==> flow/design.v <==
`timescale 1ns / 1ps
module axi_to_apb_bridge (
    input  logic        clk,
    input  logic        rst_n,
    input  logic [31:0] awaddr,
    input  logic        awvalid,
    output logic        awready,
    input  logic [31:0] wdata,
    input  logic        wvalid,
    output logic        wready,
    output logic        bvalid,
    input  logic        bready,
    output logic        PSEL,
    output logic        PENABLE,
    output logic        PWRITE,
    output logic [31:0] PADDR,
    output logic [31:0] PWDATA
);
    typedef enum logic [2:0] {IDLE, SETUP, ACCESS, WAIT_DONE} state_t;
    state_t state;
    logic [31:0] addr_reg;
    int burst_cnt;
    localparam int burst_len = 4;
    always_ff @(posedge clk or negedge rst_n) begin
        if (!rst_n) begin
            state     <= IDLE;
            awready   <= 0;
            wready    <= 0;
            bvalid    <= 0;
            PSEL      <= 0;
            PENABLE   <= 0;
            PWRITE    <= 0;
            PADDR     <= 0;
            PWDATA    <= 0;
            addr_reg  <= 0;
            burst_cnt <= 0;
        end else begin
            case (state)
                IDLE: begin
                    if (awvalid) begin
                        awready <= 1;
                    end
                    if (awvalid && awready) begin
                        addr_reg  <= awaddr;
                        burst_cnt <= 0;
                        awready   <= 0;
                        state     <= SETUP;
                    end
                end
                SETUP: begin
                    if (wvalid) begin
                        wready  <= 1;
                        PADDR   <= addr_reg;
                        PWDATA  <= wdata;
                        PWRITE  <= 1;
                        PSEL    <= 1;
                        state   <= ACCESS;
                    end
                end
                ACCESS: begin
                    wready  <= 0;
                    PENABLE <= 1;
                    state   <= WAIT_DONE;
                end
                WAIT_DONE: begin
                    PENABLE <= 0;
                    PSEL    <= 0;
                    PWRITE  <= 0;
                    burst_cnt <= burst_cnt + 1;
                    addr_reg  <= addr_reg + 4;
                    if (burst_cnt == burst_len - 1) begin
                        bvalid <= 1;
                        state  <= IDLE;
                    end else begin
                        state <= SETUP;
                    end
                end
            endcase
            if (bvalid && bready) begin
                bvalid <= 0;
                awready <= 1;
                burst_cnt  <= 0;
            end
        end
    end
endmodule
### From RTL to reports: axi_to_apb_bridge

The steps from the RTL of axi_to_apb_bridge to its reports follow in flow order.
Lines are those of the file above, counted from 1.
Library cell names are shortened.
Not given: n/a

| inputs | value |
|---|---|
| top module | axi_to_apb_bridge |
| clock port | clk |
| library | sky130hd |
| timing corner | tt_025C_1v80 |

### Elaborated design

Counts by Yosys on the flattened word-level netlist (proc, flatten, opt, wreduce; memories kept). Register bits leave out memories and registers merged into their read ports (data or address). Print and check cells are left out. Cells with the same type and inputs are merged into one.

| bit counts | value |
|---|---|
| bits in registers | 136 |
| bits of input ports | 69 |

| operators by class | value |
|---|---|
| add/sub/neg operators | 2 |
| eq/ne operators | 7 |
| muxes and demuxes | 20 |
| reduce/logical cells | 21 |

Operator list:

| operator | count |
|---|---|
| case mux 32 bit (select 2 bit) | 2 |
| 2-to-1 mux 32 bit | 3 |
| adder 32 x 2 -> 32 bit with constant B | 1 |
| adder 32 x 3 -> 32 bit with constant B | 1 |
| == test 32 x 3 -> 1 bit with constant B | 1 |
| AND reduction 2 bit | 7 |
| nonzero test 2 bit | 7 |
| case mux 3 bit (select 4 bit) | 1 |
| 2-to-1 mux 1 bit | 9 |
| == test 3 x 2 -> 1 bit with constant B | 2 |
| nonzero test 3 bit | 2 |
| 2-to-1 mux 3 bit | 2 |
| case mux 1 bit (select 2 bit) | 3 |
| != test 2 bit with constant B | 2 |
| nonzero test 4 bit | 1 |
| == test 3 x 1 -> 1 bit with constant B | 1 |
| != test 3 bit with constant B | 1 |
| zero test 3 bit | 1 |
| AND reduction 3 bit | 1 |
| logical AND 1 bit | 2 |

### Logic depth

Yosys ltp: most cells in a row. Word level: on the elaborated netlist, between registers, memories and ports. Mapped: between sequential cells and ports; inverters and the memories' decode and read muxes count.

| depth | value |
|---|---|
| word-level depth | 4 |
| ABC_AREA | 0 |
| depth in mapped cells | 7 |
| depth with buffers taken out | 6 |

### Netlist

Source: synth_stat.txt of the flow (Yosys; design flattened, memories mapped). It holds for the ABC_AREA given above (unset counts as 0); a run with the other value may have another netlist.
The area totals of this step are shown rounded.

Cell types:

| cell | count | total area (sq um) |
|---|---|---|
| dfrtp_1 | 136 | 3.4E+03 |
| mux2_2 | 84 | 945.907 |
| nand2_1 | 65 | 243.984 |
| mux2i_1 | 21 | 210.202 |
| nand3_1 | 38 | 190.182 |
| a21oi_1 | 36 | 180.173 |
| o22ai_1 | 25 | 156.4 |
| nand4_1 | 22 | 137.632 |
| nor2_1 | 35 | 131.376 |
| o21ai_0 | 26 | 130.125 |
| nor4_1 | 13 | 81.328 |
| clkbuf_1 | 18 | 67.565 |
| nor4_4 | 3 | 63.811 |
| xor2_1 | 6 | 52.55 |
| and3_1 | 8 | 50.048 |
| nor3_1 | 9 | 45.043 |
| a31oi_1 | 6 | 37.536 |
| inv_1 | 10 | 37.536 |

Not listed: further types 41, cells in them 82.

| synthesis totals | value |
|---|---|
| cells in the netlist | 643 |
| mapped area | 6,832 sq um |
| flip-flops | 137 |
| buffer cells | 38 |

### Worst setup path after synthesis

Source: OpenSTA report_checks on the synthesized netlist (no wires, ideal clock, input and output delay 20% of the period each), path of least setup slack; recovery checks are left aside. Register names are those of the netlist, which keeps one name where synthesis merged equal registers.

| path after synthesis | value |
|---|---|
| kind | input to register |
| start | in bready |
| end | reg burst_cnt[11] |
| period | 5,000 ps |
| library setup time | 118 ps |
| data arrival time | 2,179 ps |
| data required time | 4,882 ps |
| path slack | 2,703 ps |
| delay of the path | 1,297 ps |
| stages | 6 |
| buffers on the path | 1 |
| synthesis period reached | 2,297 ps |

"delay of the path" is the arrival time less input delay plus setup time.
"stages" counts driving pins, that of a launching flip-flop among them; a cell with two outputs on the path counts twice.
"synthesis period reached" is the clock period less the worst setup slack; recovery checks do not enter. This is arithmetic on one report: input and output delays are still those of the set period (20% each).
The rows between start and end are the longest chain of elaborated cells between them; the timing report does not say that the signal goes this way. Where chains are equally long, one stands for them.
A line is the first line of the expression or statement that the cell stems from. Yosys adds cells for indexed reads and writes and turns some case tables into memories.
At most two assigning lines are given for a register; there are more.

| between the ends, after synthesis | value |
|---|---|
| cells stage by stage | nand2_1 clkbuf_1 a311oi_1 nand2_1 o2bb2ai_1 a21o_1 |
| cells in the longest elaborated chain | 3 |
| elaborated cells between the ends (all ways) | 5 |
| source lines of those cells | 1 |
| classes of those cells | 1 x eq/ne; 1 x mux; 3 x reduce/logical |

Ends and longest elaborated chain, after synthesis:

| element | line | source |
|---|---|---|
| start: declaration | 12 | `input  logic        bready,` |
| logical AND 1 bit | 79 | `if (bvalid && bready) begin` |
| nonzero test 3 bit | n/a |  |
| AND reduction 2 bit | n/a |  |
| end: assignment | 69 | `burst_cnt <= burst_cnt + 1;` |
| end: assignment | 82 | `burst_cnt  <= 0;` |
| end: declaration | 22 | `int burst_cnt;` |

### Path in the finished layout

Path of least setup slack in the final report of flow run 1 (OpenROAD, finished layout, wires in). Where an end is a register, its clock arrival counts in the times.
The report prints the path's times to 10 ps; the period is as set.

| path post-layout | value |
|---|---|
| kind | input to register |
| start | in awvalid |
| end | reg burst_cnt[22] |
| period | 4,150 ps |
| library setup time | 90 ps |
| data arrival time | 3,160 ps |
| data required time | 4,480 ps |
| path slack | 1,320 ps |
| stages | 5 |
| buffers on the path | 1 |

The rows between start and end are the longest chain of elaborated cells between them; the timing report does not say that the signal goes this way. Where chains are equally long, one stands for them.
At most two assigning lines are given for a register; there are more.

| between the ends, post-layout | value |
|---|---|
| cells stage by stage | clkdlybuf4s50_1 a21bo_2 and3_1 a41oi_1 a31oi_1 |
| cells in the longest elaborated chain | 4 |
| elaborated cells between the ends (all ways) | 6 |
| source lines of those cells | 3 |
| classes of those cells | 1 x eq/ne; 3 x mux; 2 x reduce/logical |

Ends and longest elaborated chain, post-layout:

| element | line | source |
|---|---|---|
| start: declaration | 6 | `input  logic        awvalid,` |
| logical AND 1 bit | 43 | `if (awvalid && awready) begin` |
| 2-to-1 mux 32 bit | 43 |  |
| case mux 32 bit (select 2 bit) | 38 | `case (state)` |
| 2-to-1 mux 32 bit | 79 | `if (bvalid && bready) begin` |
| end: assignment | 69 | `burst_cnt <= burst_cnt + 1;` |
| end: assignment | 82 | `burst_cnt  <= 0;` |
| end: declaration | 22 | `int burst_cnt;` |

Stored flow runs of axi_to_apb_bridge (3 of them; Yosys, OpenROAD, sky130hd). They differ in their settings and are not a sequence. Constraints: input delay and output delay 20% of the set period each, output load 0.01 pF.
"clock period achieved" means the clock period less the worst setup slack. The figure is calculated, with input and output delays left at 20% of the set period.
"time used up by the worst setup path" means the part of the period allowed to the worst setup path (the constraints hold back 20% at inputs and 20% at outputs) less its slack; where the path has registers, the arrival times of their clocks count too.
"total design power": no workload was simulated; the value follows from the tool's default switching activity.
"time used up by the worst setup path" is known to 10 ps.
The measured numbers are rounded.
Among the settings, -- means not set for that run.
Results: -- = not shown.

| name | flow run 1 | flow run 2 | flow run 3 |
|---|---|---|---|
| CAP_MARGIN | 0 | 20 | 30 |
| CELL_PAD_IN_SITES_DETAIL_PLACEMENT | 2 | 1 | -- |
| CELL_PAD_IN_SITES_GLOBAL_PLACEMENT | 1 | -- | -- |
| CORE_MARGIN | 9 | 2 | 2 |
| CORE_UTILIZATION | 22 | 72 | 61 |
| PLACE_DENSITY_LB_ADDON | 0.04 | 0.05 | -- |
| SETUP_SLACK_MARGIN | 0.22 | 0.09 | -- |
| period_ns | 4.15 | 1.8 | 4.02 |
| SLEW_MARGIN | 20 | 20 | 10 |
| CORE_ASPECT_RATIO | -- | 1.71 | -- |
| CTS_CLUSTER_DIAMETER | -- | 257 | -- |
| TNS_END_PERCENT | -- | 10 | -- |
| GPL_ROUTABILITY_DRIVEN | -- | -- | 0 |
| MAX_ROUTING_LAYER | -- | -- | met5 |
| MIN_ROUTING_LAYER | -- | -- | met1 |
| worst setup slack after layout (ps) | 1,321 | -- | 1,371 |
| standard-cell area after routing (sq um) | 9,199 | -- | 8,912 |
| total design power (W) | 0.0063 | -- | 0.006497 |
| sum of negative setup slack (ps) | 0 | -- | 0 |
| clock period achieved (ps) | 2,829 | -- | 2,649 |
| die size (sq um) | 37,720 | -- | 12,060 |
| time used up by the worst setup path (ps) | 2,000 | -- | 1,840 |
| class of the worst setup path | input to register | -- | input to register |
| chip area in the Yosys report (sq um) | 6,832 | -- | 6,832 |

Flow run 2: did not finish, placement stopped with DPL-0033
